==> flow/design.v <==
module URP_PCIE_CRC32_GEN
#(
    parameter   DATA_WIDTH              = 224,
    parameter   CRC_WIDTH               = 32
)
(
    input   wire    [DATA_WIDTH-1:0]    data_i,
    output  logic   [CRC_WIDTH-1:0]     checksum_o
);
    logic           [DATA_WIDTH-1:0]    dividend;
    logic           [CRC_WIDTH-1:0]     crc_temp;
    always_comb begin
        dividend                            = data_i;
        crc_temp                            = 32'h00000000;
        for (int unsigned i = 0; i < DATA_WIDTH; i = i + 1) begin
            if (crc_temp[CRC_WIDTH-1] != dividend[DATA_WIDTH-1]) begin
                crc_temp                        = (crc_temp << 1) ^ 32'h814141AB;
            end 
            else begin
                crc_temp                        = crc_temp << 1;
            end
            dividend                            = dividend << 1;
        end
    end
    assign  checksum_o                  = crc_temp;   
endmodule
module URP_PCIE_RX_DATA_LINK_LAYER (
    input   logic                   clk,
    input   logic                   rst_n,
    input   logic   [267:0]         tlp_data_i,  
    input   logic                   tlp_data_valid_i,  
    output  logic                   tlp_data_ready_o,  
    output  logic   [31:0]          dllp_o,  
    output  logic                   dllp_valid_o,  
    input   logic                   dllp_read_i,  
    output  logic   [223:0]         tlp_data_o,  
    output  logic                   tlp_data_valid_o,  
    input   logic                   tlp_data_ready_i  
);
    logic [31:0]                lcrc_computed;       
    logic [31:0]                lcrc_received;       
    logic                       lcrc_valid;          
    logic [11:0]                sequence_number;     
    logic [11:0]                sequence_expected;   
    logic                       nak_scheduled_flag; 
    logic                       ack_scheduled_flag;
    logic [31:0]                dllp_data_gen;       
    logic lcrc_valid_o;
    logic [267:0] tlp_data_with_crc;
    logic [235:0] tlp_data_no_crc;
    logic [223:0] tlp_data_reg;
    logic valid;
    URP_PCIE_CRC32_GEN #(
        .DATA_WIDTH(236),   
        .CRC_WIDTH(32)      
    ) lcrc_gen (
        .data_i(tlp_data_i[267:32]),  
        .checksum_o(lcrc_computed)                     
    );
    always_comb begin
        lcrc_valid = 1'b1;
        lcrc_received = tlp_data_i[31:0];   
        if (lcrc_computed == lcrc_received) begin
            lcrc_valid = 1'b1;  
        end else begin
            lcrc_valid = 1'b0;
        end
    end
    always_ff @(posedge clk or negedge rst_n) begin
        if (!rst_n) begin
            sequence_expected <= 12'b0;   
            ack_scheduled_flag <= 1'b0;  
            nak_scheduled_flag <= 1'b0;  
            tlp_data_reg <= 223'b0;
            valid <= 1'b0;
            sequence_number <= 12'b0;
        end else if ( tlp_data_valid_i == lcrc_valid ) begin
            sequence_number = tlp_data_i[267:256];  
            if (sequence_number > sequence_expected) begin
                nak_scheduled_flag <= 1'b1;   
                ack_scheduled_flag <= 1'b0;   
                valid <= 1'b0;
            end else if (sequence_number < sequence_expected) begin
                nak_scheduled_flag <= 1'b0;   
                ack_scheduled_flag <= 1'b1;   
                valid <= 1'b1;
            end else if(sequence_number == sequence_expected) begin  
                tlp_data_reg <= tlp_data_i[255:32];
                valid <= 1'b1;
                sequence_expected <= sequence_expected + 1;  
            end
        end
    end
    always_ff @(posedge clk or negedge rst_n) begin
        if (!rst_n) begin
            dllp_data_gen <= 32'd0;
            dllp_valid_o <= 1'b0;
        end else if (tlp_data_valid_i && lcrc_valid) begin
            if (ack_scheduled_flag) begin  
                dllp_data_gen <= {20'b0,sequence_expected-1};  
                dllp_valid_o <= 1'b1;  
            end else if (nak_scheduled_flag) begin  
                dllp_data_gen <= {3'b0, 1'b1, 16'b0, sequence_expected};  
                dllp_valid_o <= 1'b1;  
            end else begin  
                dllp_valid_o <= 1'b0;  
            end
        end
    end
    assign tlp_data_o = tlp_data_reg;   
    assign tlp_data_valid_o = tlp_data_valid_i && lcrc_valid && valid;  
    assign tlp_data_ready_o = tlp_data_ready_i;  
    assign dllp_o = dllp_data_gen;
endmodule
Reports on URP_PCIE_RX_DATA_LINK_LAYER
What the tools print for URP_PCIE_RX_DATA_LINK_LAYER, step after step.
Lines are those of the file above, counted from 1.
{"block": "inputs", "top_module": "URP_PCIE_RX_DATA_LINK_LAYER", "clock": "clk", "cell_library": "sky130hd", "corner": "tt_025C_1v80"}

After elaboration
Yosys after proc, flatten, opt, wreduce and memory -nomap, before mapping. Memory bits, and registers merged into a memory's read port (data or address), are not among the register bits. Print and check cells are not counted. Equal cells are merged and count once.
{"block": "word_totals", "ff_bits": 272, "in_bits": 273, "out_inout_bits": 259, "elab_cells": 743}
{"block": "op_classes", "addsub": 2, "cmp": 2, "eq_ne": 238, "n_mux": 248, "bitwise": 237, "reduce_logical": 9}
{"block": "op_table", "cell": "32-bit 2-to-1 mux", "count": 238}
{"block": "op_table", "cell": "11-bit inverter", "count": 235}
{"block": "op_table", "cell": "1-bit != test", "count": 235}
{"block": "op_table", "cell": "32-bit == test", "count": 1}
{"block": "op_table", "cell": "12-bit by 1-bit subtractor with 13-bit output (second input constant)", "count": 1}
{"block": "op_table", "cell": "12-bit by 1-bit adder with 12-bit output (second input constant)", "count": 1}
{"block": "op_table", "cell": "12-bit > comparator", "count": 1}
{"block": "op_table", "cell": "12-bit less-than comparator", "count": 1}
{"block": "op_table", "cell": "12-bit == test", "count": 1}
{"block": "op_table", "cell": "1-bit 2-to-1 mux", "count": 10}
{"block": "op_table", "cell": "2-bit AND reduction", "count": 3}
{"block": "op_table", "cell": "2-bit nonzero test", "count": 2}
{"block": "op_table", "cell": "4-bit AND reduction", "count": 1}
{"block": "op_table", "cell": "3-bit nonzero test", "count": 1}
{"block": "op_table", "cell": "1-bit logical AND", "count": 2}
{"block": "op_table", "cell": "1-bit inverter", "count": 2}
{"block": "op_table", "cell": "1-bit == test", "count": 1}

Longest topological paths
Yosys ltp: most cells in a row. Word level: on the elaborated netlist, between registers, memories and ports. Mapped: between sequential cells and ports; inverters and the memories' decode and read muxes count.
{"block": "logic_depth", "depth_word": 475, "ABC_AREA": 1, "depth_mapped": 303, "depth_no_buf": 302}

Synthesis result
The flow's flattened synthesis, as Yosys stat reports it; memories are mapped. The netlist is that of the ABC_AREA named above (0 if unset); the other value can give another one.
{"block": "by_type", "cell": "sky130_fd_sc_hd__xor2_1", "count": 1067, "type_area_um2": 9.35E+03}
{"block": "by_type", "cell": "sky130_fd_sc_hd__dfrtp_1", "count": 254, "type_area_um2": 6.36E+03}
{"block": "by_type", "cell": "sky130_fd_sc_hd__nand2_1", "count": 828, "type_area_um2": 3.11E+03}
{"block": "by_type", "cell": "sky130_fd_sc_hd__xnor2_1", "count": 262, "type_area_um2": 2.29E+03}
{"block": "by_type", "cell": "sky130_fd_sc_hd__xor2_2", "count": 135, "type_area_um2": 2.2E+03}
{"block": "by_type", "cell": "sky130_fd_sc_hd__nand2_4", "count": 184, "type_area_um2": 2.07E+03}
{"block": "by_type", "cell": "sky130_fd_sc_hd__inv_1", "count": 393, "type_area_um2": 1.48E+03}
{"block": "by_type", "cell": "sky130_fd_sc_hd__nand2_2", "count": 222, "type_area_um2": 1.39E+03}
{"block": "by_type", "cell": "sky130_fd_sc_hd__nand3_2", "count": 139, "type_area_um2": 1.39E+03}
{"block": "by_type", "cell": "sky130_fd_sc_hd__nand3_1", "count": 271, "type_area_um2": 1.36E+03}
{"block": "by_type", "cell": "sky130_fd_sc_hd__xor2_4", "count": 33, "type_area_um2": 908.371}
{"block": "by_type", "cell": "sky130_fd_sc_hd__o21ai_0", "count": 125, "type_area_um2": 625.6}
{"block": "by_type", "cell": "sky130_fd_sc_hd__xnor2_2", "count": 37, "type_area_um2": 601.827}
{"block": "by_type", "cell": "sky130_fd_sc_hd__nand3_4", "count": 22, "type_area_um2": 385.37}
{"block": "by_type", "cell": "sky130_fd_sc_hd__nand2_8", "count": 16, "type_area_um2": 320.307}
{"block": "by_type", "cell": "sky130_fd_sc_hd__xnor2_4", "count": 11, "type_area_um2": 302.79}
{"block": "by_type", "cell": "sky130_fd_sc_hd__bufinv_8", "count": 16, "type_area_um2": 280.269}
{"block": "by_type", "cell": "sky130_fd_sc_hd__inv_2", "count": 69, "type_area_um2": 258.998}
Other cell types: 36; their cells: 265.
{"block": "mapped", "cells": 4349, "mapped_area_um2": 36337.4, "sequential_area_um2": 6356.1, "flip_flops": 254, "buf_cells": 77}

Worst setup path after synthesis
OpenSTA on the mapped netlist: ideal clock, no wires. The path of least setup slack (recovery checks aside). Input and output delay are each 20% of the period. Register names are those of the netlist, which keeps one name where synthesis merged equal registers.
{"block": "synth_timing", "path_type": "input-to-output", "from": "input tlp_data_i[264]", "to": "output tlp_data_valid_o", "period_ns": 29.0, "input_delay_ns": 5.800, "out_delay_ns": 5.800, "launch_ns": 5.800, "t_arrival_ns": 31.856, "t_required_ns": 23.200, "slack_ns": -8.656, "path_delay_ns": 26.056, "path_stages": 239, "n_path_buf": 1, "synth_period_reached_ns": 37.656}
"path_delay_ns" = arrival - input delay + setup time.
At an output port there is no setup time.
"path_stages" counts driving pins, that of a launching flip-flop among them; a cell with two outputs on the path counts twice.
"synth_period_reached_ns" is the clock period less the worst setup slack; recovery checks do not enter. This is arithmetic on one report: input and output delays are still those of the set period (20% each).
The rows between start and end are the longest chain of elaborated cells between them; the timing report does not say that the signal goes this way. Where chains are equally long, one stands for them.
Each line given opens the expression or statement behind the cell; cells for indexed reads and writes are added by Yosys, which also makes memories of some case tables.
{"block": "synth_via", "cell_sequence": "sky130_fd_sc_hd__buf_6 sky130_fd_sc_hd__xnor2_4 sky130_fd_sc_hd__xor2_4 sky130_fd_sc_hd__xor2_2 sky130_fd_sc_hd__or2_2 sky130_fd_sc_hd__nand2_8 sky130_fd_sc_hd__nand3_1 sky130_fd_sc_hd__nand2_4 sky130_fd_sc_hd__nand2_4 sky130_fd_sc_hd__nand3_2 sky130_fd_sc_hd__nand3_2 sky130_fd_sc_hd__nand2_4 sky130_fd_sc_hd__nand2_2 sky130_fd_sc_hd__nand2_2 sky130_fd_sc_hd__xnor2_4 sky130_fd_sc_hd__xor2_2 sky130_fd_sc_hd__inv_1 sky130_fd_sc_hd__nand3_1 (+203 left out) sky130_fd_sc_hd__nand3_1 sky130_fd_sc_hd__nand3_4 sky130_fd_sc_hd__nand2_4 sky130_fd_sc_hd__nand2_4 sky130_fd_sc_hd__nand2_4 sky130_fd_sc_hd__nand2_8 sky130_fd_sc_hd__nand2_8 sky130_fd_sc_hd__nand2_2 sky130_fd_sc_hd__nand3_1 sky130_fd_sc_hd__nand2_1 sky130_fd_sc_hd__nand2_1 sky130_fd_sc_hd__nand2_1 sky130_fd_sc_hd__inv_1 sky130_fd_sc_hd__nand2_1 sky130_fd_sc_hd__nor2_1 sky130_fd_sc_hd__ha_1 sky130_fd_sc_hd__nand2_1 sky130_fd_sc_hd__inv_1", "elab_chain_len": 470, "cells_between": 702, "classes_between": "234 x eq/ne; 234 x mux; 232 x logic; 2 x reduce/logical"}
{"block": "synth_rtl", "element": "start: declaration", "line": 30, "text": "input   logic   [267:0]         tlp_data_i,"}
{"block": "synth_rtl", "element": "1-bit != test", "line": 16, "text": "if (crc_temp[CRC_WIDTH-1] != dividend[DATA_WIDTH-1]) begin"}
{"block": "synth_rtl", "element": "32-bit 2-to-1 mux", "line": 16}
{"block": "synth_rtl", "element": "11-bit inverter"}
{"block": "synth_rtl", "element": "32-bit 2-to-1 mux", "line": 16}
{"block": "synth_rtl", "element": "1-bit != test", "line": 16}
{"block": "synth_rtl", "element": "32-bit 2-to-1 mux", "line": 16}
{"block": "synth_rtl", "element": "11-bit inverter"}
{"block": "synth_rtl", "element": "(+455 left out)"}
{"block": "synth_rtl", "element": "11-bit inverter"}
{"block": "synth_rtl", "element": "32-bit 2-to-1 mux", "line": 16}
{"block": "synth_rtl", "element": "1-bit != test", "line": 16}
{"block": "synth_rtl", "element": "32-bit 2-to-1 mux", "line": 16}
{"block": "synth_rtl", "element": "32-bit == test", "line": 63, "text": "if (lcrc_computed == lcrc_received) begin"}
{"block": "synth_rtl", "element": "1-bit 2-to-1 mux", "line": 63}
{"block": "synth_rtl", "element": "1-bit logical AND x2", "line": 111, "text": "assign tlp_data_valid_o = tlp_data_valid_i && lcrc_valid && valid;"}
{"block": "synth_rtl", "element": "end: declaration", "line": 37, "text": "output  logic                   tlp_data_valid_o,"}

Timing after layout
Path of least setup slack in the final report of flow run 1 (OpenROAD, finished layout, wires in). Where an end is a register, its clock arrival counts in the times.
{"block": "layout_timing", "path_type": "input-to-output", "from": "input tlp_data_i[258]", "to": "output tlp_data_valid_o", "period_ns": 28.6, "input_delay_ns": 5.72, "out_delay_ns": 5.72, "launch_ns": 5.72, "t_arrival_ns": 32.04, "t_required_ns": 22.88, "slack_ns": -9.16, "path_stages": 241, "n_path_buf": 15}
The rows between start and end are the longest chain of elaborated cells between them; the timing report does not say that the signal goes this way. Where chains are equally long, one stands for them.
{"block": "layout_via", "cell_sequence": "sky130_fd_sc_hd__clkdlybuf4s50_1 sky130_fd_sc_hd__buf_12 sky130_fd_sc_hd__xnor2_2 sky130_fd_sc_hd__inv_1 sky130_fd_sc_hd__nand3_2 sky130_fd_sc_hd__nand2_2 sky130_fd_sc_hd__nand2_4 sky130_fd_sc_hd__nand2_4 sky130_fd_sc_hd__nand2_4 sky130_fd_sc_hd__nand2_4 sky130_fd_sc_hd__nand2_4 sky130_fd_sc_hd__nand2_4 sky130_fd_sc_hd__nand2_4 sky130_fd_sc_hd__nand2_4 sky130_fd_sc_hd__nand2_8 sky130_fd_sc_hd__nand2_8 sky130_fd_sc_hd__nand2_4 sky130_fd_sc_hd__nand3_4 (+205 left out) sky130_fd_sc_hd__nand2_4 sky130_fd_sc_hd__nand3_4 sky130_fd_sc_hd__nand3_2 sky130_fd_sc_hd__nand3_4 sky130_fd_sc_hd__nand2_8 sky130_fd_sc_hd__nand2_8 sky130_fd_sc_hd__nand2_4 sky130_fd_sc_hd__buf_4 sky130_fd_sc_hd__xnor2_1 sky130_fd_sc_hd__nor2_2 sky130_fd_sc_hd__nand3_2 sky130_fd_sc_hd__nor2_2 sky130_fd_sc_hd__nand3_2 sky130_fd_sc_hd__nor2_4 sky130_fd_sc_hd__ha_4 sky130_fd_sc_hd__nand2_1 sky130_fd_sc_hd__inv_2 sky130_fd_sc_hd__buf_12", "elab_chain_len": 458, "cells_between": 684, "classes_between": "228 x eq/ne; 228 x mux; 226 x logic; 2 x reduce/logical"}
{"block": "layout_rtl", "element": "start: declaration", "line": 30, "text": "input   logic   [267:0]         tlp_data_i,"}
{"block": "layout_rtl", "element": "1-bit != test", "line": 16, "text": "if (crc_temp[CRC_WIDTH-1] != dividend[DATA_WIDTH-1]) begin"}
{"block": "layout_rtl", "element": "32-bit 2-to-1 mux", "line": 16}
{"block": "layout_rtl", "element": "11-bit inverter"}
{"block": "layout_rtl", "element": "32-bit 2-to-1 mux", "line": 16}
{"block": "layout_rtl", "element": "1-bit != test", "line": 16}
{"block": "layout_rtl", "element": "32-bit 2-to-1 mux", "line": 16}
{"block": "layout_rtl", "element": "11-bit inverter"}
{"block": "layout_rtl", "element": "(+443 left out)"}
{"block": "layout_rtl", "element": "11-bit inverter"}
{"block": "layout_rtl", "element": "32-bit 2-to-1 mux", "line": 16}
{"block": "layout_rtl", "element": "1-bit != test", "line": 16}
{"block": "layout_rtl", "element": "32-bit 2-to-1 mux", "line": 16}
{"block": "layout_rtl", "element": "32-bit == test", "line": 63, "text": "if (lcrc_computed == lcrc_received) begin"}
{"block": "layout_rtl", "element": "1-bit 2-to-1 mux", "line": 63}
{"block": "layout_rtl", "element": "1-bit logical AND x2", "line": 111, "text": "assign tlp_data_valid_o = tlp_data_valid_i && lcrc_valid && valid;"}
{"block": "layout_rtl", "element": "end: declaration", "line": 37, "text": "output  logic                   tlp_data_valid_o,"}

Data sheet: physical implementation of URP_PCIE_RX_DATA_LINK_LAYER

Top module URP_PCIE_RX_DATA_LINK_LAYER; platform sky130hd; tools Yosys and OpenROAD; 4 stored runs in no particular order. Input and output delays are each 20% of the period that was set; the output load is 0.01 pF.
"achieved_clock_period_ns" means the clock period less the worst setup slack. The figure is calculated, with input and output delays left at 20% of the set period.
"critical_path_time_ns" is the time allowed to the run's worst setup path (the clock period less input and output delay, where it has them) less its slack. Clock arrival times count: a late capture clock shortens it, a late launch clock lengthens it.

Flow run 1
==> flow/run.sh <==
#!/bin/bash
# the make line also repeats the synthesis and layout settings of config.mk as NAME=value (left out here)
make -C /OpenROAD-flow-scripts/flow DESIGN_CONFIG=/design/flow/config.mk WORK_HOME=/design/flow/orfs CLKGATE_MAP_FILE= finish
==> flow/config.mk <==
export PLATFORM = sky130hd
export DESIGN_NAME = URP_PCIE_RX_DATA_LINK_LAYER
export DESIGN_NICKNAME = URP_PCIE_RX_DATA_LINK_LAYER
export VERILOG_FILES = /design/flow/design.v
export SDC_FILE = /design/flow/constraint.sdc
export NUM_CORES = 4
export LEC_CHECK = 0
export ABC_AREA = 1
export CAP_MARGIN = 20
export CORE_MARGIN = 2
export CORE_UTILIZATION = 17
export GPL_ROUTABILITY_DRIVEN = 1
export PLACE_DENSITY = 0.56
export SLEW_MARGIN = 20
==> flow/constraint.sdc <==
create_clock -name core_clock -period 28.6 [get_ports {clk}]
set_input_delay 5.7200 -clock core_clock [delete_from_list [all_inputs] [get_ports {clk}]]
set_output_delay 5.7200 -clock core_clock [all_outputs]
set_load 0.01 [all_outputs]

==> results of flow run 1, as JSON <==
{
  "synth_area_um2": 36337.4,
  "design_die_area_um2": 217464.0,
  "layout_stdcell_area_um2": 63007.9,
  "finish.utilization_frac": 0.297,
  "worst_setup_slack_ns": -9.161,
  "tns_ns": -964.089,
  "hold_worst_slack_ns": 0.471,
  "achieved_clock_period_ns": 37.761,
  "critical_path_time_ns": 26.32,
  "critical_path_type": "input-to-output"
}

Flow run 2
==> flow/run.sh <==
#!/bin/bash
# the make line also repeats the synthesis and layout settings of config.mk as NAME=value (left out here)
make -C /OpenROAD-flow-scripts/flow DESIGN_CONFIG=/design/flow/config.mk WORK_HOME=/design/flow/orfs CLKGATE_MAP_FILE= finish
==> flow/config.mk <==
export PLATFORM = sky130hd
export DESIGN_NAME = URP_PCIE_RX_DATA_LINK_LAYER
export DESIGN_NICKNAME = URP_PCIE_RX_DATA_LINK_LAYER
export VERILOG_FILES = /design/flow/design.v
export SDC_FILE = /design/flow/constraint.sdc
export NUM_CORES = 4
export LEC_CHECK = 0
export CAP_MARGIN = 20
export CORE_MARGIN = 2
export CORE_UTILIZATION = 53
export HOLD_SLACK_MARGIN = 0.05
export SLEW_MARGIN = 20
==> flow/constraint.sdc <==
create_clock -name core_clock -period 29.0 [get_ports {clk}]
set_input_delay 5.8000 -clock core_clock [delete_from_list [all_inputs] [get_ports {clk}]]
set_output_delay 5.8000 -clock core_clock [all_outputs]
set_load 0.01 [all_outputs]

==> results of flow run 2, as JSON <==
{
  "synth_area_um2": 36596.3,
  "design_die_area_um2": 71168.9,
  "layout_stdcell_area_um2": 47147.7,
  "finish.utilization_frac": 0.689,
  "worst_setup_slack_ns": 0.381,
  "tns_ns": 0.000,
  "hold_worst_slack_ns": 0.473,
  "achieved_clock_period_ns": 28.619,
  "critical_path_time_ns": 17.02,
  "critical_path_type": "input-to-output"
}

Flow run 3
==> flow/run.sh <==
#!/bin/bash
# the make line also repeats the synthesis and layout settings of config.mk as NAME=value (left out here)
make -C /OpenROAD-flow-scripts/flow DESIGN_CONFIG=/design/flow/config.mk WORK_HOME=/design/flow/orfs CLKGATE_MAP_FILE= finish
==> flow/config.mk <==
export PLATFORM = sky130hd
export DESIGN_NAME = URP_PCIE_RX_DATA_LINK_LAYER
export DESIGN_NICKNAME = URP_PCIE_RX_DATA_LINK_LAYER
export VERILOG_FILES = /design/flow/design.v
export SDC_FILE = /design/flow/constraint.sdc
export NUM_CORES = 4
export LEC_CHECK = 0
export ABC_AREA = 0
export CAP_MARGIN = 20
export CELL_PAD_IN_SITES_GLOBAL_PLACEMENT = 2
export CORE_ASPECT_RATIO = 0.58
export CORE_MARGIN = 4
export CORE_UTILIZATION = 26
export CTS_CLUSTER_DIAMETER = 36
export GPL_ROUTABILITY_DRIVEN = 1
export HOLD_SLACK_MARGIN = 0.12
export PLACE_DENSITY_LB_ADDON = 0.27
export SLEW_MARGIN = 0
==> flow/constraint.sdc <==
create_clock -name core_clock -period 43.2 [get_ports {clk}]
set_input_delay 8.6400 -clock core_clock [delete_from_list [all_inputs] [get_ports {clk}]]
set_output_delay 8.6400 -clock core_clock [all_outputs]
set_load 0.01 [all_outputs]

==> results of flow run 3, as JSON <==
{
  "synth_area_um2": 36596.3,
  "design_die_area_um2": 147046.0,
  "layout_stdcell_area_um2": 45692.6,
  "finish.utilization_frac": 0.328,
  "worst_setup_slack_ns": 5.348,
  "tns_ns": 0.000,
  "hold_worst_slack_ns": 0.468,
  "achieved_clock_period_ns": 37.852,
  "critical_path_time_ns": 20.57,
  "critical_path_type": "input-to-output"
}

Flow run 4
==> flow/run.sh <==
#!/bin/bash
# the make line also repeats the synthesis and layout settings of config.mk as NAME=value (left out here)
make -C /OpenROAD-flow-scripts/flow DESIGN_CONFIG=/design/flow/config.mk WORK_HOME=/design/flow/orfs CLKGATE_MAP_FILE= finish
==> flow/config.mk <==
export PLATFORM = sky130hd
export DESIGN_NAME = URP_PCIE_RX_DATA_LINK_LAYER
export DESIGN_NICKNAME = URP_PCIE_RX_DATA_LINK_LAYER
export VERILOG_FILES = /design/flow/design.v
export SDC_FILE = /design/flow/constraint.sdc
export NUM_CORES = 4
export LEC_CHECK = 0
export ABC_AREA = 1
export CAP_MARGIN = 20
export CELL_PAD_IN_SITES_DETAIL_PLACEMENT = 1
export CELL_PAD_IN_SITES_GLOBAL_PLACEMENT = 2
export CORE_MARGIN = 3
export CORE_UTILIZATION = 53
export CTS_CLUSTER_SIZE = 13
export HOLD_SLACK_MARGIN = 0.3
export MAX_ROUTING_LAYER = met4
export MIN_ROUTING_LAYER = met2
export PLACE_DENSITY_LB_ADDON = 0.02
export SLEW_MARGIN = 10
export TNS_END_PERCENT = 95
==> flow/constraint.sdc <==
create_clock -name core_clock -period 29.0 [get_ports {clk}]
set_input_delay 5.8000 -clock core_clock [delete_from_list [all_inputs] [get_ports {clk}]]
set_output_delay 5.8000 -clock core_clock [all_outputs]
set_load 0.01 [all_outputs]

==> results of flow run 4, as JSON <==
{
  "outcome": "stopped before the end: placement reported FLW-0024"
}
